==> flow/design.v <==
`timescale 1ns / 1ps
module uart_tx(clk,clk_x,rst,data_in,send,trans_done,txd);
input clk;
input clk_x;
input rst;
input[7:0] data_in;
input send;
output reg trans_done;
output reg txd;
reg[7:0] data_in_buf;
reg act0,act1;
reg act_down;
parameter
    idle=5'b00000,
    start=5'b00001,
    b0=5'b00011,
    b1=5'b00010,
    b2=5'b00110,
    b3=5'b00111,
    b4=5'b00101,
    b5=5'b00100,
    b6=5'b01100,
    b7=5'b01101,
    check=5'b01111,
    stop=5'b01110;
reg[4:0] present_state;
always@(posedge clk)
begin
    if(rst)
    begin
        act0 <= 1'b0;
        act1 <= 1'b0;
        act_down <= 1'b0;
        present_state <= idle;
        txd <= 1;
        trans_done <= 1'b0;
        data_in_buf <= 8'd0;
    end
    else if (clk_x) begin
     act0<=send;
     act1<=act0;
     act_down<=act0&~act1;
     case(present_state)
        idle: begin
                txd<=1;
                data_in_buf<=data_in;
                if(act_down==1)
                begin
                    present_state <= start;
                end
                else
                    present_state <= idle;
             end
             start: begin
                txd <= 'd0;
                present_state <= b0;
             end
             b0: begin
                txd <= data_in_buf[0];
                present_state<=b1;
             end
             b1: begin
                txd<=data_in_buf[1];
                present_state<=b2;
             end
             b2: begin
                txd<=data_in_buf[2];
                present_state<=b3;
             end
             b3: begin
                txd<=data_in_buf[3];
                present_state<=b4;
             end
             b4: begin
                txd<=data_in_buf[4];
                present_state<=b5;
             end
             b5: begin
                txd<=data_in_buf[5];
                present_state<=b6;
             end
             b6: begin
                txd<=data_in_buf[6];
                present_state<=b7;
             end
             b7: begin
                txd<=data_in_buf[7];
                present_state<=check;
             end
             check: begin
                txd<=data_in_buf[7]^data_in_buf[6]^data_in_buf[5]^data_in_buf[4]^data_in_buf[3]^data_in_buf[2]^data_in_buf[1]^data_in_buf[0];
                present_state<=stop;
             end
             stop: begin
                txd<='d1;
                trans_done <= 1;
                present_state<=idle;
             end
             default: present_state<=present_state;
        endcase
    end
end
endmodule
`timescale 1ns / 1ps
module uart_rx(clk,clk_16x,rst,rxd,data_rec,data_ready,data_error);
input clk;
input clk_16x;
input rst;
input rxd;
output reg data_ready;
output reg data_error;
output[7:0] data_rec;
reg[7:0] data_out,data_out1;
wire rxd_buf = ^data_out;
reg[15:0] clk_16x_cnt;
reg rxd1,rxd2;
reg start_flag;
parameter width=8;
parameter idle=1,one=2,two=3,stop=4;
reg[width-1:0] present_state;
reg[width-1:0] next_state;
assign data_rec=data_out1;
always@ (posedge clk)
begin
    if(rst)
        present_state<=idle;
    else if (clk_16x)
        present_state<=next_state;
end
always @(*)
begin
    next_state=idle;
    if(clk_16x_cnt<='d8)
        next_state=idle;
    if(clk_16x_cnt>'d8 && clk_16x_cnt <= 'd136)
        next_state=one;
    if(clk_16x_cnt>'d136 && clk_16x_cnt <= 'd152)
        next_state=two;
    if(clk_16x_cnt>'d152 && clk_16x_cnt <= 'd168)
        next_state=stop;
    if(clk_16x_cnt > 'd168)
        next_state=idle;
end
always@(posedge clk)
begin
    if(rst)
    begin
        rxd1<=1'd1;
        rxd2<=1'd1;
        data_ready<='d0;
        data_error<=1'd0;
        clk_16x_cnt<='d0;
        start_flag<=0;
        data_out<=8'd0;
        data_out1<=8'd0;
    end
    else if (clk_16x) begin
        case(present_state)
        idle: begin
              rxd1<=rxd;
              rxd2<=rxd1;
              if((~rxd1)&&rxd2)
                    start_flag<='d1;
              else if(start_flag==1)
                clk_16x_cnt<=clk_16x_cnt+'d1;
            end
         one: begin
                clk_16x_cnt<=clk_16x_cnt + 'd1;
                if(clk_16x_cnt=='d24)data_out[0]<=rxd;
                else if(clk_16x_cnt=='d40)data_out[1]<=rxd;
                else if(clk_16x_cnt=='d56)data_out[2]<=rxd;
                else if(clk_16x_cnt=='d72)data_out[3]<=rxd;
                else if(clk_16x_cnt=='d88)data_out[4]<=rxd;
                else if(clk_16x_cnt=='d104)data_out[5]<=rxd;
                else if(clk_16x_cnt=='d120)data_out[6]<=rxd;
                else if(clk_16x_cnt=='d136)data_out[7]<=rxd;
            end
         two: begin
                if(clk_16x_cnt=='d152)
                begin
                    if(rxd_buf==rxd) data_error<=1'd0;
                    else data_error<=1'd1;
                end
                clk_16x_cnt <= clk_16x_cnt+'d1;
            end
         stop: begin
                if(clk_16x_cnt=='d168)
                begin
                    if(1'd1==rxd)
                    begin
                        data_error<=1'd0;
                        data_ready<='d1;
                    end
                    else begin
                        data_error<=1'd1;
                        data_ready<='d0;
                    end
                end
                data_out1<=data_out;
                if(clk_16x_cnt>168)
                begin
                    clk_16x_cnt <= 0;
                    start_flag <= 0;
                end
                else
                    clk_16x_cnt <= clk_16x_cnt + 'd1;
            end
         default: ;
         endcase
    end
end
endmodule
`timescale 1ns / 1ps
module uart_top(
    input clk,
    input rst,
    input[7:0] data_in,
    output[7:0] data_rec,
    input rxd,
    output txd
);
wire clk_ms,clk_20ms,clk_16x,clk_x;
wire data_ready;
wire data_error;
wire send_ready;
reg send;
always @(posedge clk)
    if (rst) send <= 1'b0;
    else if (clk_ms) send <= ~send;
divclk my_divclk(
    .clk(clk),
    .rst(rst),
    .clk_ms(clk_ms),
    .btnclk(clk_20ms),
    .clk_16x(clk_16x),
    .clk_x(clk_x)
);
uart_tx tx(
    .clk(clk),
    .clk_x(clk_x),
    .rst(rst),
    .data_in({1'b1,data_in[6:0]}),
    .send(send),
    .trans_done(send_ready),
    .txd(txd)
    );
uart_rx rx(
    .clk(clk),
    .clk_16x(clk_16x),
    .rst(rst),
    .rxd(rxd),
    .data_rec(data_rec),
    .data_ready(data_ready),
    .data_error(data_error)
);
endmodule
module divclk(clk,rst,clk_ms,btnclk,clk_16x,clk_x);
input clk;
input rst;
output clk_ms,btnclk,clk_16x,clk_x;
reg[31:0] cnt1;
reg[31:0] cnt2;
reg[31:0] cnt3;
reg[31:0] cntclk_cnt;
reg clk_ms_q;
reg btnclk_q;
reg clk_16x_q;
reg clk_x_q;
parameter MS_MAX = 32'd15;
parameter BTN_MAX = 32'd63;
parameter X16_MAX = 32'd0;
parameter X_MAX = 32'd15;
assign clk_ms = (cnt1==MS_MAX) && !clk_ms_q;
assign btnclk = (cntclk_cnt==BTN_MAX) && !btnclk_q;
assign clk_16x = (cnt2==X16_MAX) && !clk_16x_q;
assign clk_x = (cnt3==X_MAX) && !clk_x_q;
always@(posedge clk)
begin
    if (rst) begin
        clk_ms_q<=1'b0;
        cnt1<=0;
    end
    else if(cnt1==MS_MAX)
    begin
        clk_ms_q<=~clk_ms_q;
        cnt1<=0;
    end
    else
        cnt1<=cnt1+1'b1;
end
always@(posedge clk)
begin
    if (rst) begin
        btnclk_q<=1'b0;
        cntclk_cnt<=0;
    end
    else if(cntclk_cnt==BTN_MAX)
    begin
        btnclk_q<=~btnclk_q;
        cntclk_cnt<=0;
    end
    else
        cntclk_cnt<=cntclk_cnt+1'b1;
end
always@(posedge clk)
begin
    if (rst) begin
        clk_16x_q<=1'b0;
        cnt2<=0;
    end
    else if(cnt2==X16_MAX)
    begin
        clk_16x_q<=~clk_16x_q;
        cnt2<='d0;
    end
    else
        cnt2<=cnt2+1'b1;
end
always@(posedge clk)
begin
    if (rst) begin
        clk_x_q<=1'b0;
        cnt3<=0;
    end
    else if(cnt3==X_MAX)
    begin
        clk_x_q<=~clk_x_q;
        cnt3<= 0;
    end
    else
        cnt3<=cnt3+1'b1;
end
endmodule
`timescale 1ns / 1ps
module engine(input [1:0] global_state, input clk, rst, power_on, power_off, manual_power,
              output reg next_power, output reg power_light);
    parameter POFF=1'b0,PON=1'b1;
    reg [1:0] temp_state;
    wire clk_ms,clk_20ms,clk_16x,clk_x;
    divclk my_divclk(
        .clk(clk),
        .rst(rst),
        .clk_ms(clk_ms),
        .btnclk(clk_20ms),
        .clk_16x(clk_16x),
        .clk_x(clk_x)
    );
    reg power1;
    reg [9:0] cnt;
    always @(posedge clk) begin
        if (rst) begin
          temp_state <= 2'b00;
          cnt <= 10'b0;
          power1 <= 1'b0;
        end
        else if (clk_ms) begin
          if (power_on == 1'b1 && power1 == 1'b0) begin
            cnt <= cnt + 10'b1;
            if (cnt == 10'd1000) begin
                cnt <= 10'b0;
                power1 <= 1'b1;
            end
          end
          if (power1 == 1'b1 && power_off == 1'b1) begin
            cnt <= 10'b0;
            power1 <= 1'b0;
          end
          if (global_state == 2'b00 && power_on != 1'b1 && manual_power == POFF) begin
            cnt <= 10'b0;
            power1 <= 1'b0;
          end
          if (temp_state != global_state) begin
            temp_state <= global_state;
            cnt <= 10'b0;
            power1 <= 1'b0;
          end
        end
    end
    always @(*) begin
        next_power = power1;
        power_light = next_power;
    end
endmodule
`timescale 1ns / 1ps
module milecounter(input clk, input rst, input moving, input activate,
output reg [7:0] seg1, output reg [7:0] seg2, output reg [7:0] an);
    reg[18:0] divclk_cnt;
    reg divclk;
    reg[29:0] cntclk_cnt;
    reg cntclk;
    reg[3:0] disp_dat;
    reg[2:0] disp_bit;
    reg[23:0] count;
    reg[3:0] res1;
    reg[3:0] res2;
    reg[3:0] res3;
    reg[3:0] res4;
    reg[3:0] res5;
    reg[3:0] res6;
    reg[3:0] res7;
    reg[23:0] count_n;
    reg[3:0] r1, r2, r3, r4, r5, r6, r7;
    reg[3:0] disp_dat_n;
    reg[2:0] disp_bit_n;
    reg[7:0] an_n;
    reg[7:0] seg_n;
    integer i;
    parameter maxcnt = 19'd7;
    parameter maxcount = 24'd9999999;
    parameter maxclk = 30'd0;
    wire div_en = (divclk_cnt == maxcnt) && !divclk;
    wire cnt_en = (cntclk_cnt == maxclk) && !cntclk;
    always @(posedge clk) begin
        if (rst) begin
            divclk_cnt <= 0;
            divclk <= 1'b0;
            cntclk_cnt <= 0;
            cntclk <= 1'b0;
        end
        else begin
            if (divclk_cnt == maxcnt) begin
                divclk <= ~divclk;
                divclk_cnt <= 0;
            end
            else divclk_cnt <= divclk_cnt + 1'b1;
            if (cntclk_cnt == maxclk) begin
                cntclk <= ~cntclk;
                cntclk_cnt <= 0;
            end
            else cntclk_cnt <= cntclk_cnt + 1'b1;
        end
    end
    always @(*) begin
        disp_bit_n = (disp_bit >= 7) ? 1'b0 : disp_bit + 1'b1;
        case (disp_bit_n)
            3'b000: begin
                disp_dat_n = (activate==1'b0)? 4'hf:res1;
                an_n = 8'b00000001;
            end
            3'b001: begin
                disp_dat_n = (activate==1'b0)? 4'hf:res2;
                an_n = 8'b00000010;
            end
            3'b010: begin
                disp_dat_n = (activate==1'b0)? 4'hf:res3;
                an_n = 8'b00000100;
            end
            3'b011: begin
                disp_dat_n = (activate==1'b0)? 4'hf:res4;
                an_n = 8'b00001000;
            end
            3'b100: begin
                disp_dat_n = (activate==1'b0)? 4'hf:res5;
                an_n = 8'b00010000;
            end
            3'b101: begin
                disp_dat_n = (activate==1'b0)? 4'hf:res6;
                an_n = 8'b00100000;
            end
            3'b110: begin
                disp_dat_n = (activate==1'b0)? 4'hf:res7;
                an_n = 8'b01000000;
            end
            3'b111: begin
                disp_dat_n = 0;
                an_n = 8'b10000000;
            end
            default: begin
                disp_dat_n = 0;
                an_n = 8'b00000000;
            end
        endcase
        case (disp_dat_n)
            4'h0 : seg_n = 8'hfc;
            4'h1 : seg_n = 8'h60;
            4'h2 : seg_n = 8'hda;
            4'h3 : seg_n = 8'hf2;
            4'h4 : seg_n = 8'h66;
            4'h5 : seg_n = 8'hb6;
            4'h6 : seg_n = 8'hbe;
            4'h7 : seg_n = 8'he0;
            4'h8 : seg_n = 8'hfe;
            4'h9 : seg_n = 8'hf6;
            4'ha : seg_n = 8'hee;
            4'hb : seg_n = 8'h3e;
            4'hc : seg_n = 8'h9c;
            4'hd : seg_n = 8'h7a;
            4'he : seg_n = 8'h9e;
            default : seg_n = 8'h8e;
        endcase
    end
    always @(posedge clk) begin
        if (rst) begin
            disp_bit <= 3'd0;
            disp_dat <= 4'd0;
            an <= 8'b00000001;
            seg1 <= 8'd0;
            seg2 <= 8'd0;
        end
        else if (div_en) begin
            disp_bit <= disp_bit_n;
            disp_dat <= disp_dat_n;
            an <= an_n;
            if (an_n > 8'b00001000) seg1 <= seg_n;
            else seg2 <= seg_n;
        end
    end
    always @(*) begin
        if(activate==1'b0)
            count_n = 0;
        else
            count_n = (moving == 1'b1) ? ((count == maxcount) ? 24'd0 : count + 24'd1) : count;
        r1 = 0;
        r2 = 0;
        r3 = 0;
        r4 = 0;
        r5 = 0;
        r6 = 0;
        r7 = 0;
        for (i = 23; i >= 0; i = i - 1) begin
            if (r1 >= 4'd5) r1 = r1 + 4'd3;
            if (r2 >= 4'd5) r2 = r2 + 4'd3;
            if (r3 >= 4'd5) r3 = r3 + 4'd3;
            if (r4 >= 4'd5) r4 = r4 + 4'd3;
            if (r5 >= 4'd5) r5 = r5 + 4'd3;
            if (r6 >= 4'd5) r6 = r6 + 4'd3;
            if (r7 >= 4'd5) r7 = r7 + 4'd3;
            r7 = {r7[2:0], r6[3]};
            r6 = {r6[2:0], r5[3]};
            r5 = {r5[2:0], r4[3]};
            r4 = {r4[2:0], r3[3]};
            r3 = {r3[2:0], r2[3]};
            r2 = {r2[2:0], r1[3]};
            r1 = {r1[2:0], count_n[i]};
        end
    end
    always @(posedge clk) begin
        if (rst) begin
            count <= 24'd0;
            res1 <= 4'd0;
            res2 <= 4'd0;
            res3 <= 4'd0;
            res4 <= 4'd0;
            res5 <= 4'd0;
            res6 <= 4'd0;
            res7 <= 4'd0;
        end
        else if (cnt_en) begin
            count <= count_n;
            res1 <= r1;
            res2 <= r2;
            res3 <= r3;
            res4 <= r4;
            res5 <= r5;
            res6 <= r6;
            res7 <= r7;
        end
    end
endmodule
`timescale 1ns / 1ps
module manual(input clk, input rst, input power, input[1:0] global_state, input[1:0] state, 
input[3:0] moving_state, input clutch,brake,throttle,rgs,left,right,
output reg [1:0] next_state, output reg [3:0] next_moving_state, 
output reg manual_power, output reg turn_left_light, output reg turn_right_light,
output [7:0] seg1, output [7:0] seg2, output [7:0] an);
    parameter POFF=1'b0,PON=1'b1;
    parameter NSTART=2'b00,START=2'b01,MOVING=2'b10;
    parameter NON_MOVING=4'b0000,MOVE_FORWARD=4'b0001,MOVE_BACK=4'b0010,
    TURN_RIGHT=4'b1000,TURN_LEFT=4'b0100;
    reg activate;
    reg moving;
    milecounter mc(.clk(clk), .rst(rst), .moving(moving), .activate(activate),
    .seg1(seg1), .seg2(seg2), .an(an));
    always @(*) begin
      if (power == 1'b1 && global_state == 2'b00) activate = 1'b1;
      else activate = 1'b0;
    end
    always @(*) begin
      if (moving_state == MOVE_FORWARD || moving_state == MOVE_BACK) moving = 1'b1;
      else moving = 1'b0;
    end
    always @(*) begin
    turn_left_light = 1'b0;
    turn_right_light = 1'b0;
    next_state = NSTART;
    next_moving_state = NON_MOVING;
    manual_power = power;
    if (power == PON && global_state == 2'b00) begin
      case(state)
      NSTART:begin
        turn_left_light = 1'b1;
        turn_right_light = 1'b1;
      if (brake) begin 
        next_state = NSTART;
        manual_power = PON; 
      end
      else if(throttle&&~clutch) begin 
        next_state = NSTART;
        manual_power = POFF; 
      end
      else if(throttle&&clutch&&~brake&&~rgs) begin 
        next_state = START;
        manual_power = PON; 
      end
      else begin 
        next_state = state;
        manual_power = power; 
      end
      next_moving_state = NON_MOVING;
      end
      START:begin
      turn_left_light = 1'b0;
      turn_right_light = 1'b0;
      manual_power = PON;
      if (brake) begin 
        next_state = NSTART;
        next_moving_state = NON_MOVING; 
      end
      else if (~clutch&&throttle) begin 
        next_state = MOVING;
        if (rgs) next_moving_state = MOVE_BACK;
        else next_moving_state = MOVE_FORWARD; 
      end
      else if (~throttle) begin
        next_state = state;
        next_moving_state = NON_MOVING;
        manual_power = power;
      end
      else begin 
        next_state = state;
        next_moving_state = moving_state;
        manual_power = power; 
      end
      if (next_state != NSTART && next_moving_state != NON_MOVING && next_moving_state != MOVE_BACK) begin
        if(~left&&~right) begin 
          if (next_state == MOVING) next_moving_state = MOVE_FORWARD;
          turn_left_light = 1'b0;
          turn_right_light = 1'b0;
        end 
        else if (~left&&right) begin
          if (next_state == MOVING) next_moving_state = TURN_RIGHT;
          turn_left_light = 1'b0;
          turn_right_light = 1'b1;
        end
        else if (left&&~right) begin
          if (next_state == MOVING) next_moving_state = TURN_LEFT;
          turn_right_light = 1'b0;
          turn_left_light = 1'b1;
        end
        else begin
          if (next_state == MOVING) next_moving_state = MOVE_FORWARD;
          turn_left_light = 1'b1;
          turn_right_light = 1'b1;
        end
      end
      end
      MOVING:begin
      if (rgs&&~clutch) begin
        manual_power = POFF;
        next_state = NSTART;
        next_moving_state = NON_MOVING;
      end
      else if (brake) begin
        manual_power = PON;
        next_state = NSTART;
        next_moving_state = NON_MOVING;
      end
      else if (~throttle) begin
        manual_power = PON;
        next_state = START;
        next_moving_state = NON_MOVING;
      end
      else if (rgs&&clutch) begin
        manual_power = PON;
        next_state = MOVING;
        next_moving_state = MOVE_BACK;
      end
      else if (~rgs) begin
        manual_power = PON;
        next_state = MOVING;
        next_moving_state = MOVE_FORWARD;
      end
      else begin
        manual_power = PON;
        next_state = state;
        next_moving_state = moving_state;
      end
      if (next_state != NSTART && next_moving_state != NON_MOVING && next_moving_state != MOVE_BACK) begin
        if(~left&&~right) begin 
          if (next_state == MOVING) next_moving_state = MOVE_FORWARD;
          turn_left_light = 1'b0;
          turn_right_light = 1'b0;
        end 
        else if (~left&&right) begin
          if (next_state == MOVING) next_moving_state = TURN_RIGHT;
          turn_left_light = 1'b0;
          turn_right_light = 1'b1;
        end
        else if (left&&~right) begin
          if (next_state == MOVING) next_moving_state = TURN_LEFT;
          turn_right_light = 1'b0;
          turn_left_light = 1'b1;
        end
        else begin
          if (next_state == MOVING) next_moving_state = MOVE_FORWARD;
          turn_left_light = 1'b1;
          turn_right_light = 1'b1;
        end
      end
      end
      endcase
    end
    else begin
      turn_left_light = 1'b0;
      turn_right_light = 1'b0; 
      next_state = NSTART;
      next_moving_state = NON_MOVING;
    end
    end
endmodule
`timescale 1ns / 1ps
module semiauto(input power, input [1:0] global_state, input [3:0] detector, 
input[1:0] state, input[3:0] moving_state, input rst, input sys_clk, 
input left, input right, input straight, input back, 
output reg [1:0] next_state, output reg [3:0] next_moving_state);
  parameter s1=2'b01, s2=2'b00, s3=2'b10, s4=2'b11;
  parameter MOVE_FORWARD=4'b0001, STOP=4'b0000, TURN_LEFT=4'b0100, TURN_RIGHT=4'b1000;
  reg crossroad;
  reg around;
  reg [15:0] turn_cnt;
  reg [10:0] cool_cnt;
  reg [3:0] traffic;
  wire clk_ms,clk_20ms,clk_16x,clk_x;
  divclk myclk(sys_clk,rst,clk_ms,clk_20ms,clk_16x,clk_x);
  always @(posedge sys_clk) begin
    if (rst == 1'b1) begin
      turn_cnt <= 11'b0;
    end
    else if (clk_20ms) begin
      if (state == s3) turn_cnt <= turn_cnt + 11'b1;
      else turn_cnt <= 11'b0;
    end
  end
  always @(posedge sys_clk) begin
    if (rst == 1'b1) begin
      cool_cnt <= 11'b0;
    end
    else if (clk_20ms) begin
      if (state == s4) cool_cnt <= cool_cnt + 11'b1;
      else cool_cnt <= 11'b0;
    end
  end
  always @(posedge sys_clk) begin
    if (rst) crossroad <= 1'b1;
    else if (detector[0] || ~detector[1] || ~detector[2]) crossroad <= 1'b1;
    else crossroad <= 1'b0;
  end
  always @(*) begin
    if (straight) begin
      traffic = MOVE_FORWARD;
      around = 1'b0;
    end
    else if (back) begin
      traffic = TURN_LEFT;
      around = 1'b1;
    end
    else if (left && ~right) begin
      traffic = TURN_LEFT;
      around = 1'b0;
    end 
    else if (~left && right) begin
      traffic = TURN_RIGHT;
      around = 1'b0;
    end 
    else begin
      traffic = STOP;
      around = 1'b0;
    end 
  end
  always @(*) begin
    if (power == 1'b1 && global_state == 2'b10) begin
      case (state)
        s1:begin
          case (crossroad)
            1'b0: begin
              next_state = s1;
              next_moving_state = MOVE_FORWARD;
            end
            1'b1: begin
              next_state = s2;
              next_moving_state = STOP;
            end
            default: begin
              next_state = s1;
              next_moving_state = MOVE_FORWARD;
            end
          endcase
        end 
        s2:begin
          case (traffic)
            STOP: begin
              next_state = s2;
              next_moving_state = STOP;
            end 
            MOVE_FORWARD: begin
              next_state = s4;
              next_moving_state = MOVE_FORWARD;
            end
            TURN_LEFT: begin
              next_state = s3;
              next_moving_state = TURN_LEFT;
            end
            TURN_RIGHT: begin
              next_state = s3;
              next_moving_state = TURN_RIGHT;
            end
            default: begin
              next_state = s2;
              next_moving_state = STOP;
            end
          endcase
        end
        s3:begin
          case (around)
            1'b1: begin
              if (turn_cnt >= 16'd200) begin
                next_state = s4;
                next_moving_state = MOVE_FORWARD;
              end
              else begin
                next_state = s3;
                if (moving_state == TURN_LEFT) next_moving_state = TURN_LEFT;
                else next_moving_state = TURN_RIGHT;
              end
            end
            1'b0: begin
              if (turn_cnt >= 16'd100) begin
                next_state = s4;
                next_moving_state = MOVE_FORWARD;
              end
              else begin
                next_state = s3;
                if (moving_state == TURN_LEFT) next_moving_state = TURN_LEFT;
                else next_moving_state = TURN_RIGHT;
              end
            end
            default: begin
              next_state = s3;
              if (moving_state == TURN_LEFT) next_moving_state = TURN_LEFT;
              else next_moving_state = TURN_RIGHT;
            end
          endcase
        end
        s4:begin
          if (cool_cnt >= 11'd50) begin
            next_state = s1;
            next_moving_state = MOVE_FORWARD;
          end
          else begin
            next_state = s4;
            next_moving_state = MOVE_FORWARD;
          end
        end
      endcase
    end
    else begin
      next_state = s2;
      next_moving_state = STOP;
    end
  end
endmodule
`timescale 1ns / 1ps
module auto(input sys_clk, rst, power,
global_state, input[1:0] state, input[3:0] moving_state, input[3:0] detector,
output pl_beacon_sig, output de_beacon_sig,
output reg[1:0] next_state, output reg[3:0] next_moving_state);
    parameter MOVING=2'b01, WAITING=2'b00, TURNING=2'b10, COOLING=2'b11;
    parameter MOVE_FORWARD=4'b0001, STOP=4'b0000, TURN_LEFT=4'b0100, TURN_RIGHT=4'b1000;
    assign pl_beacon_sig = 1'b0;
    assign de_beacon_sig = 1'b0;
    reg crossroad;
    reg [3:0] nms;
    reg [10:0] turn_cnt;
    reg [10:0] cool_cnt;
    reg [10:0] wait_cnt;
    wire clk_ms,clk_20ms,clk_16x,clk_x;
    divclk myclk(sys_clk,rst,clk_ms,clk_20ms,clk_16x,clk_x);
    always @(*) begin
        if (power == 1'b1 && global_state == 2'b01) begin
            case (state)
                MOVING: begin
                  case (crossroad)
                    1'b0: begin
                      next_state = MOVING;
                      next_moving_state = MOVE_FORWARD;
                    end
                    1'b1: begin
                      next_state = WAITING;
                      next_moving_state = STOP;
                    end
                  endcase
                end
                WAITING: begin
                  if (wait_cnt >= 11'd100) begin
                    case (nms)
                        MOVE_FORWARD: begin
                            next_state = COOLING;
                            next_moving_state = MOVE_FORWARD;
                        end
                        TURN_LEFT: begin
                            next_state = TURNING;
                            next_moving_state = TURN_LEFT;
                        end
                        TURN_RIGHT: begin
                            next_state = TURNING;
                            next_moving_state = TURN_RIGHT;
                        end
                        default: begin
                            next_state = WAITING;
                            next_moving_state = STOP;
                        end
                    endcase
                  end
                  else begin
                    next_state = WAITING;
                    next_moving_state = STOP;
                  end       
                end 
                TURNING: begin
                    if (turn_cnt >= 11'd100) begin
                        next_state = COOLING;
                        next_moving_state = MOVE_FORWARD;
                    end
                    else begin
                        next_state = TURNING;
                        if (moving_state == TURN_LEFT) next_moving_state = TURN_LEFT;
                        else next_moving_state = TURN_RIGHT;
                    end
                end
                COOLING: begin
                    if (cool_cnt >= 11'd50) begin
                        next_state = MOVING;
                        next_moving_state = MOVE_FORWARD;
                    end
                    else begin
                        next_state = COOLING;
                        next_moving_state = MOVE_FORWARD;
                    end
                end
            endcase
        end
        else begin
          next_state = WAITING;
          next_moving_state = STOP;
        end
    end
    always @(posedge sys_clk) begin
         if (rst) nms <= STOP;
         else case (detector)  
            4'b0001: nms <= TURN_LEFT;
            4'b0010: nms <= TURN_LEFT;
            4'b0011: nms <= TURN_LEFT;
            4'b1010: nms <= TURN_LEFT;
            4'b1011: nms <= TURN_LEFT;
            4'b0000: nms <= TURN_RIGHT;
            4'b0100: nms <= TURN_RIGHT;
            4'b0101: nms <= TURN_RIGHT;
            4'b1000: nms <= TURN_RIGHT;
            4'b1001: nms <= TURN_RIGHT;
            4'b1100: nms <= TURN_RIGHT;
            4'b1101: nms <= TURN_RIGHT;
            4'b0110: nms <= MOVE_FORWARD;
            4'b0111: nms <= MOVE_FORWARD;
            4'b1110: nms <= MOVE_FORWARD;
            4'b1111: nms <= MOVE_FORWARD;
         endcase
    end
    always @(posedge sys_clk) begin
        if (rst) crossroad <= 1'b1;
        else if (detector[0] || ~detector[1] || ~detector[2]) crossroad <= 1'b1;
        else crossroad <= 1'b0;
    end
    always @(posedge sys_clk) begin
        if (rst == 1'b1) begin
            wait_cnt <= 11'b0;
        end
        else if (clk_20ms) begin
            if (state == WAITING) wait_cnt <= wait_cnt + 11'b1;
            else wait_cnt <= 11'b0;
        end
    end
    always @(posedge sys_clk) begin
        if (rst == 1'b1) begin
            turn_cnt <= 11'b0;
        end
        else if (clk_20ms) begin
            if (state == TURNING) turn_cnt <= turn_cnt + 11'b1;
            else turn_cnt <= 11'b0;
        end
    end
    always @(posedge sys_clk) begin
        if (rst == 1'b1) begin
            cool_cnt <= 11'b0;
        end
        else if (clk_20ms) begin
            if (state == COOLING) cool_cnt <= cool_cnt + 11'b1;
            else cool_cnt <= 11'b0;
        end
    end
endmodule
`timescale 1ns / 1ps
module SimulatedDevice(
    input[1:0] global_state,
    input sys_clk,
    input rx,
    output tx,
    input turn_left_signal,
    input turn_right_signal,
    input move_forward_signal,
    input move_backward_signal,
    input place_barrier_signal,
    input destroy_barrier_signal,
    input rst,
    input clutch,
    input throttle,
    input brake,
    input power_on,
    input power_off,
    output front_detector,
    output back_detector,
    output left_detector,
    output right_detector,
    output move_backward_light,
    output move_forward_light,
    output turn_left_light,
    output turn_right_light,
    output power_light,
    output reg [2:0] state_light,
    output reg [3:0] moving_light,
    output [7:0] seg1,
    output [7:0] seg2,
    output [7:0] an
    );
    wire power;
    reg [1:0] state;
    reg [3:0] moving_state;
    wire manual_power;
    wire [1:0] next_state1;
    wire [1:0] next_state2;
    wire [1:0] next_state3;
    wire [3:0] next_moving_state1;
    wire [3:0] next_moving_state2;
    wire [3:0] next_moving_state3;
    wire pl_beacon_sig, de_beacon_sig;
    wire next_power;
    engine en(.global_state(global_state), .clk(sys_clk), .rst(rst), .power_on(power_on), .power_off(power_off), 
    .manual_power(manual_power), .next_power(next_power), .power_light(power_light));
    manual ma(.clk(sys_clk), .rst(rst), .power(power), .global_state(global_state), .state(state), .moving_state(moving_state), .clutch(clutch), 
    .brake(brake), .throttle(throttle), .rgs(move_backward_signal), .left(turn_left_signal), 
    .right(turn_right_signal), .next_state(next_state1), .next_moving_state(next_moving_state1),
    .manual_power(manual_power), .turn_left_light(turn_left_light), .turn_right_light(turn_right_light),
    .seg1(seg1), .seg2(seg2), .an(an));
    semiauto sa(.power(power), .global_state(global_state),
    .detector({front_detector, left_detector, right_detector, back_detector}),
    .state(state), .moving_state(moving_state), .rst(rst), .sys_clk(sys_clk), 
    .left(turn_left_signal), .right(turn_right_signal), .straight(move_forward_signal), 
    .back(move_backward_signal), .next_state(next_state2), .next_moving_state(next_moving_state2));
    auto au(.sys_clk(sys_clk), .rst(rst), .power(power), .global_state(global_state), 
    .state(state), .moving_state(moving_state),
    .detector({front_detector, left_detector, right_detector, back_detector}),
    .pl_beacon_sig(pl_beacon_sig), .de_beacon_sig(de_beacon_sig), 
    .next_state(next_state3), .next_moving_state(next_moving_state3));
    assign power = next_power;
    assign move_backward_light = 1'b0;
    assign move_forward_light = 1'b0;
    always @(*) begin
      if (power == 1'b1) begin
        if (global_state == 2'b00) begin
            if (state == 2'b00) state_light = 3'b001;
            else if (state == 2'b01) state_light = 3'b010;
            else state_light = 3'b100;
        end
        else begin
          case (state)
            2'b00: state_light = 3'b001;
            2'b01: state_light = 3'b010;
            2'b10: state_light = 3'b100;
            2'b11: state_light = 3'b111; 
          endcase
        end
        moving_light = moving_state;
      end 
      else begin
        state_light = 3'b000;
        moving_light = moving_state;
      end
    end
    always @(posedge sys_clk) begin
        if (rst == 1'b1) begin
          state <= 2'b00;
          moving_state <= 4'b0000;
        end
        else begin
          case (global_state)
            2'b00:begin
                state <= next_state1;
                moving_state <= next_moving_state1;
            end
            2'b10:begin
                state <= next_state2;
                moving_state <= next_moving_state2;
            end
            2'b01:begin
                state <= next_state3;
                moving_state <= next_moving_state3;
            end
            default: ;
          endcase
        end
    end
    wire [7:0] in = {2'b10, 2'b00, moving_state};
    wire [7:0] rec;
    assign front_detector = rec[0];
    assign left_detector = rec[1];
    assign right_detector = rec[2];
    assign back_detector = rec[3];
    uart_top md(.clk(sys_clk), .rst(rst), .data_in(in), .data_rec(rec), .rxd(rx), .txd(tx));
endmodule
Memo
Re: synthesis data of SimulatedDevice

From RTL to reports: SimulatedDevice

Each step is given for the RTL above and for the edited RTL.
Lines under "original" count in the file above, lines under "edited" in the edited file.
"difference": "edited" minus "original" as printed here. "relative change": 100 x difference / "original".
The mark - stands for no value.

Top module: SimulatedDevice
Clock port: sys_clk
Standard-cell library: sky130hd
Corner: tt_025C_1v80

The edit

The edit as a unified diff against the file above.
A script made this edit. It was not meant as an optimisation and need not keep what the design does.

```diff
@@ -523,5 +523,5 @@
             if (r3 >= 4'd5) r3 = r3 + 4'd3;
             if (r4 >= 4'd5) r4 = r4 + 4'd3;
-            if (r5 >= 4'd5) r5 = r5 + 4'd3;
+            if (r5 == 4'd5) r5 = r5 + 4'd3;
             if (r6 >= 4'd5) r6 = r6 + 4'd3;
             if (r7 >= 4'd5) r7 = r7 + 4'd3;
```

Word-level counts

Source: Yosys, flattened and elaborated, memories not mapped. Widths are those after wreduce. Registers that Yosys merges into a memory's read port (data or address) are not register bits. Print and check cells do not count.
Memory sizes are those after Yosys's memory passes, which may raise the word count (mostly to a power of two), join words into wider ones and drop unused or constant bits.

Storage and ports:

| item                            | original | edited | difference | relative change (%) |
| bits in latches                 | 0        | 0      | 0          | - |
| bits in read-only memories      | 160      | 160    | 0          | 0.00 |
| output and inout port bits      | 41       | 41     | 0          | 0.00 |
| clocked read ports x word width | 3        | 3      | 0          | 0.00 |
| bits in registers               | 462      | 462    | 0          | 0.00 |
| memory bits (writable)          | 0        | 0      | 0          | - |
| memories                        | 2        | 2      | 0          | 0.00 |

Cells by class:

| item                             | original | edited | difference | relative change (%) |
| shift operators                  | 0        | 0      | 0          | - |
| multipliers                      | 0        | 0      | 0          | - |
| add/sub/neg operators            | 157      | 151    | -6         | -3.82 |
| div/mod/pow operators            | 0        | 0      | 0          | - |
| muxes and demuxes                | 291      | 285    | -6         | -2.06 |
| magnitude comparators            | 155      | 132    | -23        | -14.84 |
| bitwise gates (word level)       | 32       | 32     | 0          | 0.00 |
| equal/unequal tests              | 58       | 75     | +17        | +29.31 |
| reductions and logical operators | 90       | 90     | 0          | 0.00 |

Memory list:

| item                                         | original               | edited |
| shape (words x width / read and write ports) | 16x7 r1 w0; 16x3 r1 w0 | 16x7 r1 w0; 16x3 r1 w0 |

Operator list:

| operator                                           | original | edited | difference | relative change (%) |
| >= comparator 4 x 3 -> 1 bit with constant B       | 133      | 111    | -22        | -16.54 |
| equality test 4 x 3 -> 1 bit with constant B       | 3        | 19     | +16        | +533.33 |
| adder 4 x 2 -> 4 bit with constant B               | 117      | 113    | -4         | -3.42 |
| two-way mux 4 bit                                  | 162      | 159    | -3         | -1.85 |
| two-way mux 3 bit                                  | 28       | 25     | -3         | -10.71 |
| adder 3 x 2 -> 3 bit with constant B               | 16       | 14     | -2         | -12.50 |
| adder 1 x 2 -> 3 bit with constant A and B         | 6        | 4      | -2         | -33.33 |
| >= comparator 1 x 3 -> 1 bit with constant A and B | 6        | 4      | -2         | -33.33 |
| equality test 3 bit with constant B                | 4        | 5      | +1         | +25.00 |
| adder 1 x 2 -> 3 bit with constant B               | 1        | 2      | +1         | +100.00 |
| >= comparator 1 x 3 -> 1 bit with constant B       | 1        | 2      | +1         | +100.00 |
| adder 3 x 2 -> 4 bit with constant B               | 0        | 1      | +1         | - |
| two-way mux 1 bit                                  | 34       | 34     | 0          | 0.00 |
| logical AND 1 bit                                  | 32       | 32     | 0          | 0.00 |
| inverter 1 bit                                     | 27       | 27     | 0          | 0.00 |
| two-way mux 2 bit                                  | 22       | 22     | 0          | 0.00 |
| OR reduction 2 bit                                 | 12       | 12     | 0          | 0.00 |
| AND reduction 2 bit                                | 10       | 10     | 0          | 0.00 |
| logical NOT 1 bit                                  | 8        | 8      | 0          | 0.00 |
| adder 32 x 1 -> 32 bit with constant B             | 6        | 6      | 0          | 0.00 |
| equality test 2 bit with constant B                | 5        | 5      | 0          | 0.00 |
| two-way mux 10 bit                                 | 5        | 5      | 0          | 0.00 |
| adder 11 x 1 -> 11 bit with constant B             | 4        | 4      | 0          | 0.00 |
| equality test 5 x 3 -> 1 bit with constant B       | 4        | 4      | 0          | 0.00 |
| equality test 5 x 4 -> 1 bit with constant B       | 4        | 4      | 0          | 0.00 |
| two-way mux 11 bit                                 | 4        | 4      | 0          | 0.00 |
| two-way mux 16 bit                                 | 4        | 4      | 0          | 0.00 |
| inequality test 2 bit with constant B              | 4        | 4      | 0          | 0.00 |

Not every row of either side is listed.

Depth

Yosys ltp: most cells in a row. Word level: on the elaborated netlist, between registers, memories and ports. Mapped: between sequential cells and ports; inverters and the memories' decode and read muxes count.

Depth:

| item                          | original | edited | difference | relative change (%) |
| word-level depth              | 51       | 51     | 0          | 0.00 |
| ABC_AREA                      | 0        | 0      | -          | - |
| depth in mapped cells         | 112      | 114    | +2         | +1.79 |
| gate-level depth less buffers | 105      | 109    | +4         | +3.81 |

Synthesis result

Yosys stat after the flow's synthesis: flattened, memories mapped to cells. It holds for the ABC_AREA given above (unset counts as 0); a run with the other value may have another netlist.

Cell types:

| cell type                 | original | edited | difference | relative change (%) |
| sky130_fd_sc_hd__ha_1     | 99       | 131    | +32        | +32.32 |
| sky130_fd_sc_hd__a21oi_1  | 272      | 247    | -25        | -9.19 |
| sky130_fd_sc_hd__inv_1    | 132      | 157    | +25        | +18.94 |
| sky130_fd_sc_hd__nand3_1  | 223      | 201    | -22        | -9.87 |
| sky130_fd_sc_hd__a21o_1   | 44       | 25     | -19        | -43.18 |
| sky130_fd_sc_hd__nand2_1  | 399      | 416    | +17        | +4.26 |
| sky130_fd_sc_hd__nand4_1  | 84       | 100    | +16        | +19.05 |
| sky130_fd_sc_hd__clkbuf_1 | 140      | 153    | +13        | +9.29 |
| sky130_fd_sc_hd__or3_1    | 65       | 77     | +12        | +18.46 |
| sky130_fd_sc_hd__a21oi_2  | 15       | 3      | -12        | -80.00 |
| sky130_fd_sc_hd__a211oi_1 | 60       | 49     | -11        | -18.33 |
| sky130_fd_sc_hd__o211ai_1 | 56       | 67     | +11        | +19.64 |
| sky130_fd_sc_hd__nand2b_1 | 48       | 59     | +11        | +22.92 |
| sky130_fd_sc_hd__o311a_1  | 17       | 6      | -11        | -64.71 |
| sky130_fd_sc_hd__a22o_1   | 14       | 4      | -10        | -71.43 |
| sky130_fd_sc_hd__nor2_2   | 12       | 2      | -10        | -83.33 |
| sky130_fd_sc_hd__nor2b_1  | 21       | 30     | +9         | +42.86 |
| sky130_fd_sc_hd__a211o_1  | 16       | 25     | +9         | +56.25 |

Not every row of either side is listed.

Synthesis totals:

| item                            | original  | edited    | difference | relative change (%) |
| area of sequential cells (mm^2) | 0.0093089 | 0.0093089 | 0.0000000  | 0.00 |
| flip-flop cells                 | 465       | 465       | 0          | 0.00 |
| buffer cells                    | 195       | 193       | -2         | -1.03 |
| standard cells after synthesis  | 4538      | 4581      | +43        | +0.95 |
| synthesis area (mm^2)           | 0.0346245 | 0.0348559 | +0.0002314 | +0.67 |

By module: a second synthesis without flattening, with its own total; a netlist apart from the flattened one above.

Second synthesis, totals:

| item                                           | original  | edited    | difference | relative change (%) |
| cells (unflattened synthesis)                  | 6686      | 6389      | -297       | -4.44 |
| area total of the unflattened synthesis (mm^2) | 0.0523089 | 0.0509076 | -0.0014013 | -2.68 |

Each row is one instance without its submodules.

Modules, original:

| module          | times used | cells | area (mm^2) |
| divclk          | 4          | 741   | 0.0062447 |
| milecounter     | 1          | 2767  | 0.0192272 |
| uart_rx         | 1          | 254   | 0.0020958 |
| auto            | 1          | 209   | 0.0018242 |
| semiauto        | 1          | 176   | 0.0014952 |
| uart_tx         | 1          | 113   | 0.0010297 |
| engine          | 1          | 75    | 0.0007019 |
| SimulatedDevice | 1          | 53    | 0.0004755 |
| manual          | 1          | 71    | 0.0004442 |
| uart_top        | 1          | 4     | 0.0000363 |

Modules, edited:

| module          | times used | cells | area (mm^2) |
| divclk          | 4          | 741   | 0.0062447 |
| milecounter     | 1          | 2454  | 0.017712 |
| uart_rx         | 1          | 270   | 0.0022096 |
| auto            | 1          | 209   | 0.0018242 |
| semiauto        | 1          | 176   | 0.0014952 |
| uart_tx         | 1          | 113   | 0.0010297 |
| engine          | 1          | 75    | 0.0007019 |
| SimulatedDevice | 1          | 53    | 0.0004755 |
| manual          | 1          | 71    | 0.0004442 |
| uart_top        | 1          | 4     | 0.0000363 |

Path before layout

Path of least setup slack by OpenSTA after synthesis, without wires, with an ideal clock, recovery checks aside; 20% of the period is set as input and as output delay. Where synthesis merged equal registers, the netlist keeps one of their names.

Timing post-synthesis:

| item                              | original               | edited                 | difference | relative change (%) |
| path kind                         | in2reg                 | in2reg                 | -          | - |
| start point                       | input global_state[0]  | input global_state[0]  | -          | - |
| end point                         | register ma.mc.res7[2] | register ma.mc.res6[2] | -          | - |
| data arrival time (ns)            | 23.821                 | 24.358                 | +0.537     | +2.25 |
| delay of the path (ns)            | 18.908                 | 19.490                 | +0.582     | +3.08 |
| data required time (ns)           | 24.913                 | 24.868                 | -0.045     | -0.18 |
| stages                            | 109                    | 106                    | -3         | -2.75 |
| buffers on the path               | 6                      | 3                      | -3         | -50.00 |
| path slack (ns)                   | 1.092                  | 0.510                  | -0.582     | - |
| launch time at the first pin (ns) | 5.000                  | 5.000                  | 0.000      | 0.00 |
| clock period (ns)                 | 25.0                   | 25.0                   | 0.0        | 0.00 |
| library setup time (ns)           | 0.087                  | 0.132                  | +0.045     | - |
| synthesis period reached (ns)     | 23.908                 | 24.49                  | +0.582     | +2.43 |

"delay of the path" = arrival - input delay + setup time.
"stages": output pins that drive a net of the path, with the launching flip-flop's if there is one; two outputs of one cell count as two.
"synthesis period reached" is the clock period less the worst setup slack; recovery checks do not enter. This is arithmetic on one report: input and output delays are still those of the set period (20% each).
Between the ends stands the longest chain of elaborated cells between them, by number of cells; it is not shown to be the way that was timed. Of several equally long chains one is given.
Each line given opens the expression or statement behind the cell; cells for indexed reads and writes are added by Yosys, which also makes memories of some case tables.

On the way, post-synthesis, original:
Path through: sky130_fd_sc_hd__inv_1 sky130_fd_sc_hd__ha_1 sky130_fd_sc_hd__clkbuf_1 sky130_fd_sc_hd__nand2_1 sky130_fd_sc_hd__clkbuf_1 sky130_fd_sc_hd__a31oi_1 sky130_fd_sc_hd__o21a_1 sky130_fd_sc_hd__inv_2 sky130_fd_sc_hd__ha_1 sky130_fd_sc_hd__nor2b_1 sky130_fd_sc_hd__a211o_1 sky130_fd_sc_hd__xnor2_4 sky130_fd_sc_hd__ha_1 sky130_fd_sc_hd__nor2b_1 sky130_fd_sc_hd__nor2_1 sky130_fd_sc_hd__nor2_1 sky130_fd_sc_hd__a211oi_4 sky130_fd_sc_hd__a311o_1 (+73 left out) sky130_fd_sc_hd__a21o_1 sky130_fd_sc_hd__a41oi_2 sky130_fd_sc_hd__nor2_1 sky130_fd_sc_hd__xnor2_1 sky130_fd_sc_hd__nand2b_1 sky130_fd_sc_hd__ha_1 sky130_fd_sc_hd__a21oi_1 sky130_fd_sc_hd__xnor3_1 sky130_fd_sc_hd__ha_1 sky130_fd_sc_hd__nand2b_1 sky130_fd_sc_hd__nand2_1 sky130_fd_sc_hd__a21oi_1 sky130_fd_sc_hd__a21oi_1 sky130_fd_sc_hd__ha_1 sky130_fd_sc_hd__nand2b_1 sky130_fd_sc_hd__a21boi_1 sky130_fd_sc_hd__nor2_1 sky130_fd_sc_hd__o31ai_1
Cells in the longest elaborated chain: 50
Elaborated cells on any way between the ends: 343

RTL lines, path post-synthesis, original:

| item                         | line | RTL |
| start, declared              | 1013 | `input[1:0] global_state,` |
| logical NOT 2 bit            | 575  | `if (power == 1'b1 && global_state == 2'b00) activate = 1'b1;` |
| logical AND 1 bit            | 575  |  |
| two-way mux 1 bit            | 575  |  |
| two-way mux 24 bit           | 509  | `if(activate==1'b0)` |
| adder 1 x 2 -> 3 bit         | 521  | `if (r1 >= 4'd5) r1 = r1 + 4'd3;` |
| two-way mux 3 bit            | 521  |  |
| >= comparator 4 x 3 -> 1 bit | 521  |  |
| (+36 left out)               | -    |  |
| two-way mux 4 bit            | 524  | `if (r4 >= 4'd5) r4 = r4 + 4'd3;` |
| adder 4 x 2 -> 4 bit         | 525  | `if (r5 >= 4'd5) r5 = r5 + 4'd3;` |
| two-way mux 4 bit            | 525  |  |
| adder 4 x 2 -> 4 bit         | 526  | `if (r6 >= 4'd5) r6 = r6 + 4'd3;` |
| two-way mux 4 bit            | 526  |  |
| adder 3 x 2 -> 3 bit         | 527  | `if (r7 >= 4'd5) r7 = r7 + 4'd3;` |
| two-way mux 3 bit            | 527  |  |
| end, assigned                | 546  | `res7 <= 4'd0;` |
| end, assigned                | 556  | `res7 <= r7;` |
| end, declared                | 400  | `reg[3:0] res7;` |

On the way, post-synthesis, edited:
Path through: sky130_fd_sc_hd__inv_1 sky130_fd_sc_hd__ha_1 sky130_fd_sc_hd__clkbuf_1 sky130_fd_sc_hd__nand2_1 sky130_fd_sc_hd__a31o_1 sky130_fd_sc_hd__clkbuf_1 sky130_fd_sc_hd__clkbuf_1 sky130_fd_sc_hd__nor2_1 sky130_fd_sc_hd__inv_1 sky130_fd_sc_hd__ha_1 sky130_fd_sc_hd__nand2b_1 sky130_fd_sc_hd__o21a_1 sky130_fd_sc_hd__nand2_1 sky130_fd_sc_hd__nand3_1 sky130_fd_sc_hd__ha_1 sky130_fd_sc_hd__nor2b_1 sky130_fd_sc_hd__o21bai_1 sky130_fd_sc_hd__and2_1 (+70 left out) sky130_fd_sc_hd__nand2b_1 sky130_fd_sc_hd__a21boi_1 sky130_fd_sc_hd__xnor2_1 sky130_fd_sc_hd__ha_1 sky130_fd_sc_hd__nor2b_1 sky130_fd_sc_hd__o21ai_1 sky130_fd_sc_hd__xor2_1 sky130_fd_sc_hd__ha_1 sky130_fd_sc_hd__inv_1 sky130_fd_sc_hd__nor2_1 sky130_fd_sc_hd__o21ai_0 sky130_fd_sc_hd__xor2_1 sky130_fd_sc_hd__ha_1 sky130_fd_sc_hd__nand2b_1 sky130_fd_sc_hd__a31oi_1 sky130_fd_sc_hd__nand2_1 sky130_fd_sc_hd__o211ai_1 sky130_fd_sc_hd__a21oi_1
Elaborated cells on any way between the ends: 307

RTL lines, path post-synthesis, edited:

| item            | line | RTL |
| start, declared | 1013 | `input[1:0] global_state,` |
| end, assigned   | 545  | `res6 <= 4'd0;` |
| end, assigned   | 555  | `res6 <= r6;` |
| end, declared   | 399  | `reg[3:0] res6;` |

edited: No chain of elaborated cells between the ends is given.

Worst path after layout

From the final timing report of the runs of set A: the path of least setup slack in the routed layout; clock arrival at registers is part of the times.

Timing post-layout:

| item                              | original               | edited                 | difference | relative change (%) |
| path kind                         | in2reg                 | in2reg                 | -          | - |
| start point                       | input global_state[0]  | input global_state[0]  | -          | - |
| end point                         | register ma.mc.res5[1] | register ma.mc.res6[2] | -          | - |
| clock period (ns)                 | 23.9                   | 23.9                   | 0.0        | 0.00 |
| data required time (ns)           | 24.35                  | 24.33                  | -0.02      | -0.08 |
| data arrival time (ns)            | 22.98                  | 23.27                  | +0.29      | +1.26 |
| buffers on the path               | 5                      | 5                      | 0          | 0.00 |
| library setup time (ns)           | 0.09                   | 0.15                   | +0.06      | - |
| stages                            | 97                     | 98                     | +1         | +1.03 |
| path slack (ns)                   | 1.37                   | 1.07                   | -0.30      | - |
| launch time at the first pin (ns) | 4.78                   | 4.78                   | 0.00       | 0.00 |

Between the ends stands the longest chain of elaborated cells between them, by number of cells; it is not shown to be the way that was timed. Of several equally long chains one is given.

On the way, post-layout, original:
Path through: sky130_fd_sc_hd__clkdlybuf4s50_1 sky130_fd_sc_hd__inv_1 sky130_fd_sc_hd__ha_1 sky130_fd_sc_hd__nand2_2 sky130_fd_sc_hd__a31o_2 sky130_fd_sc_hd__a21o_1 sky130_fd_sc_hd__ha_1 sky130_fd_sc_hd__nor2b_1 sky130_fd_sc_hd__a211o_1 sky130_fd_sc_hd__xnor2_4 sky130_fd_sc_hd__ha_1 sky130_fd_sc_hd__nor2b_1 sky130_fd_sc_hd__nor2_1 sky130_fd_sc_hd__nor2_2 sky130_fd_sc_hd__a211oi_4 sky130_fd_sc_hd__a311o_1 sky130_fd_sc_hd__o21ai_4 sky130_fd_sc_hd__inv_2 (+61 left out) sky130_fd_sc_hd__a31oi_1 sky130_fd_sc_hd__o221ai_1 sky130_fd_sc_hd__nand2_1 sky130_fd_sc_hd__ha_1 sky130_fd_sc_hd__inv_1 sky130_fd_sc_hd__o311ai_0 sky130_fd_sc_hd__a21oi_1 sky130_fd_sc_hd__o21ai_2 sky130_fd_sc_hd__a2bb2oi_4 sky130_fd_sc_hd__nor2_1 sky130_fd_sc_hd__o31ai_1 sky130_fd_sc_hd__ha_1 sky130_fd_sc_hd__mux2i_1 sky130_fd_sc_hd__nor2_1 sky130_fd_sc_hd__o32a_1 sky130_fd_sc_hd__or4_1 sky130_fd_sc_hd__o21a_1 sky130_fd_sc_hd__a211oi_1
Cells in the longest elaborated chain: 50
Elaborated cells on any way between the ends: 277

RTL lines, path post-layout, original:

| item                         | line | RTL |
| start, declared              | 1013 | `input[1:0] global_state,` |
| logical NOT 2 bit            | 575  | `if (power == 1'b1 && global_state == 2'b00) activate = 1'b1;` |
| logical AND 1 bit            | 575  |  |
| two-way mux 1 bit            | 575  |  |
| two-way mux 24 bit           | 509  | `if(activate==1'b0)` |
| adder 1 x 2 -> 3 bit         | 521  | `if (r1 >= 4'd5) r1 = r1 + 4'd3;` |
| two-way mux 3 bit            | 521  |  |
| >= comparator 4 x 3 -> 1 bit | 521  |  |
| (+36 left out)               | -    |  |
| two-way mux 4 bit            | 522  | `if (r2 >= 4'd5) r2 = r2 + 4'd3;` |
| adder 4 x 2 -> 4 bit         | 523  | `if (r3 >= 4'd5) r3 = r3 + 4'd3;` |
| two-way mux 4 bit            | 523  |  |
| adder 4 x 2 -> 4 bit         | 524  | `if (r4 >= 4'd5) r4 = r4 + 4'd3;` |
| two-way mux 4 bit            | 524  |  |
| adder 4 x 2 -> 4 bit         | 525  | `if (r5 >= 4'd5) r5 = r5 + 4'd3;` |
| two-way mux 4 bit            | 525  |  |
| end, assigned                | 544  | `res5 <= 4'd0;` |
| end, assigned                | 554  | `res5 <= r5;` |
| end, declared                | 398  | `reg[3:0] res5;` |

On the way, post-layout, edited:
Path through: sky130_fd_sc_hd__clkdlybuf4s50_1 sky130_fd_sc_hd__inv_1 sky130_fd_sc_hd__ha_1 sky130_fd_sc_hd__nand2_2 sky130_fd_sc_hd__a31o_1 sky130_fd_sc_hd__nor2_2 sky130_fd_sc_hd__inv_1 sky130_fd_sc_hd__ha_1 sky130_fd_sc_hd__nand2b_4 sky130_fd_sc_hd__o21a_1 sky130_fd_sc_hd__nand2_1 sky130_fd_sc_hd__nand3_1 sky130_fd_sc_hd__ha_1 sky130_fd_sc_hd__nor2b_4 sky130_fd_sc_hd__o21bai_1 sky130_fd_sc_hd__and2_1 sky130_fd_sc_hd__a32oi_4 sky130_fd_sc_hd__xnor2_2 (+62 left out) sky130_fd_sc_hd__a21oi_1 sky130_fd_sc_hd__xnor2_2 sky130_fd_sc_hd__ha_1 sky130_fd_sc_hd__and2_1 sky130_fd_sc_hd__a21o_1 sky130_fd_sc_hd__a31oi_4 sky130_fd_sc_hd__inv_1 sky130_fd_sc_hd__ha_1 sky130_fd_sc_hd__nor2_2 sky130_fd_sc_hd__o21ai_0 sky130_fd_sc_hd__xor2_1 sky130_fd_sc_hd__buf_4 sky130_fd_sc_hd__ha_1 sky130_fd_sc_hd__nand2b_1 sky130_fd_sc_hd__a31oi_4 sky130_fd_sc_hd__nand2_1 sky130_fd_sc_hd__o211ai_1 sky130_fd_sc_hd__a21oi_1
Elaborated cells on any way between the ends: 307

RTL lines, path post-layout, edited:

| item            | line | RTL |
| start, declared | 1013 | `input[1:0] global_state,` |
| end, assigned   | 545  | `res6 <= 4'd0;` |
| end, assigned   | 555  | `res6 <= r6;` |
| end, declared   | 399  | `reg[3:0] res6;` |

edited: No chain of elaborated cells between the ends is given.

Measured runs

Both versions went through the flow (Yosys, OpenROAD) with the same settings in each pair. Constraints: input delay and output delay 20% of the set period each, output load 0.01 pF.

Flow settings, set A:
period_ns: 23.9
CAP_MARGIN: 20
CORE_MARGIN: 2
CORE_UTILIZATION: 40
SLEW_MARGIN: 20

Results, set A:

| item                                     | original  | edited    | difference | relative change (%) |
| final design utilization (%)             | 45.0      | 45.3      | +0.3       | - |
| power consumption (uW)                   | 1618      | 1632      | +14        | +0.87 |
| lowest hold slack (ns)                   | 0.440     | 0.441     | +0.001     | - |
| die outline area (mm^2)                  | 0.0889292 | 0.0895176 | +0.0005884 | +0.66 |
| period achieved (ns)                     | 22.527    | 22.834    | +0.307     | +1.36 |
| chip area after synthesis (Yosys) (mm^2) | 0.0346245 | 0.0348559 | +0.0002314 | +0.67 |
| worst slack on setup checks (ns)         | 1.373     | 1.066     | -0.307     | - |
| standard-cell area after layout (mm^2)   | 0.0384581 | 0.0392126 | +0.0007545 | +1.96 |
| sum of negative setup slack (ns)         | 0.000     | 0.000     | 0.000      | - |

Flow settings, set B:
ABC_AREA: 0
CAP_MARGIN: 25
CORE_ASPECT_RATIO: 1.33
CORE_MARGIN: 8
CORE_UTILIZATION: 28
CTS_CLUSTER_DIAMETER: 258
MAX_ROUTING_LAYER: met5
PLACE_DENSITY: 0.46
SETUP_SLACK_MARGIN: -1.22
SLEW_MARGIN: 5
TNS_END_PERCENT: 25
period_ns: 16.7

Results, set B:

| item                                     | original  | edited    | difference | relative change (%) |
| final design utilization (%)             | 37.4      | 38.4      | +1.0       | - |
| power consumption (uW)                   | 2303      | 2395      | +92        | +3.99 |
| lowest hold slack (ns)                   | 0.441     | 0.433     | -0.008     | - |
| die outline area (mm^2)                  | 0.135282  | 0.136148  | +0.000866  | +0.64 |
| period achieved (ns)                     | 17.750    | 18.939    | +1.189     | +6.70 |
| chip area after synthesis (Yosys) (mm^2) | 0.0346245 | 0.0348559 | +0.0002314 | +0.67 |
| worst slack on setup checks (ns)         | -1.050    | -2.239    | -1.189     | - |
| standard-cell area after layout (mm^2)   | 0.0461305 | 0.0474943 | +0.0013638 | +2.96 |
| sum of negative setup slack (ns)         | -19.173   | -45.355   | -26.182    | - |

By "period achieved" is meant the clock period of the run minus its worst setup slack. This is arithmetic on one report: input and output delays are still those of the set period (20% each).
"power consumption" rests on the timing tool's default activity at the inputs, not on a simulated workload.
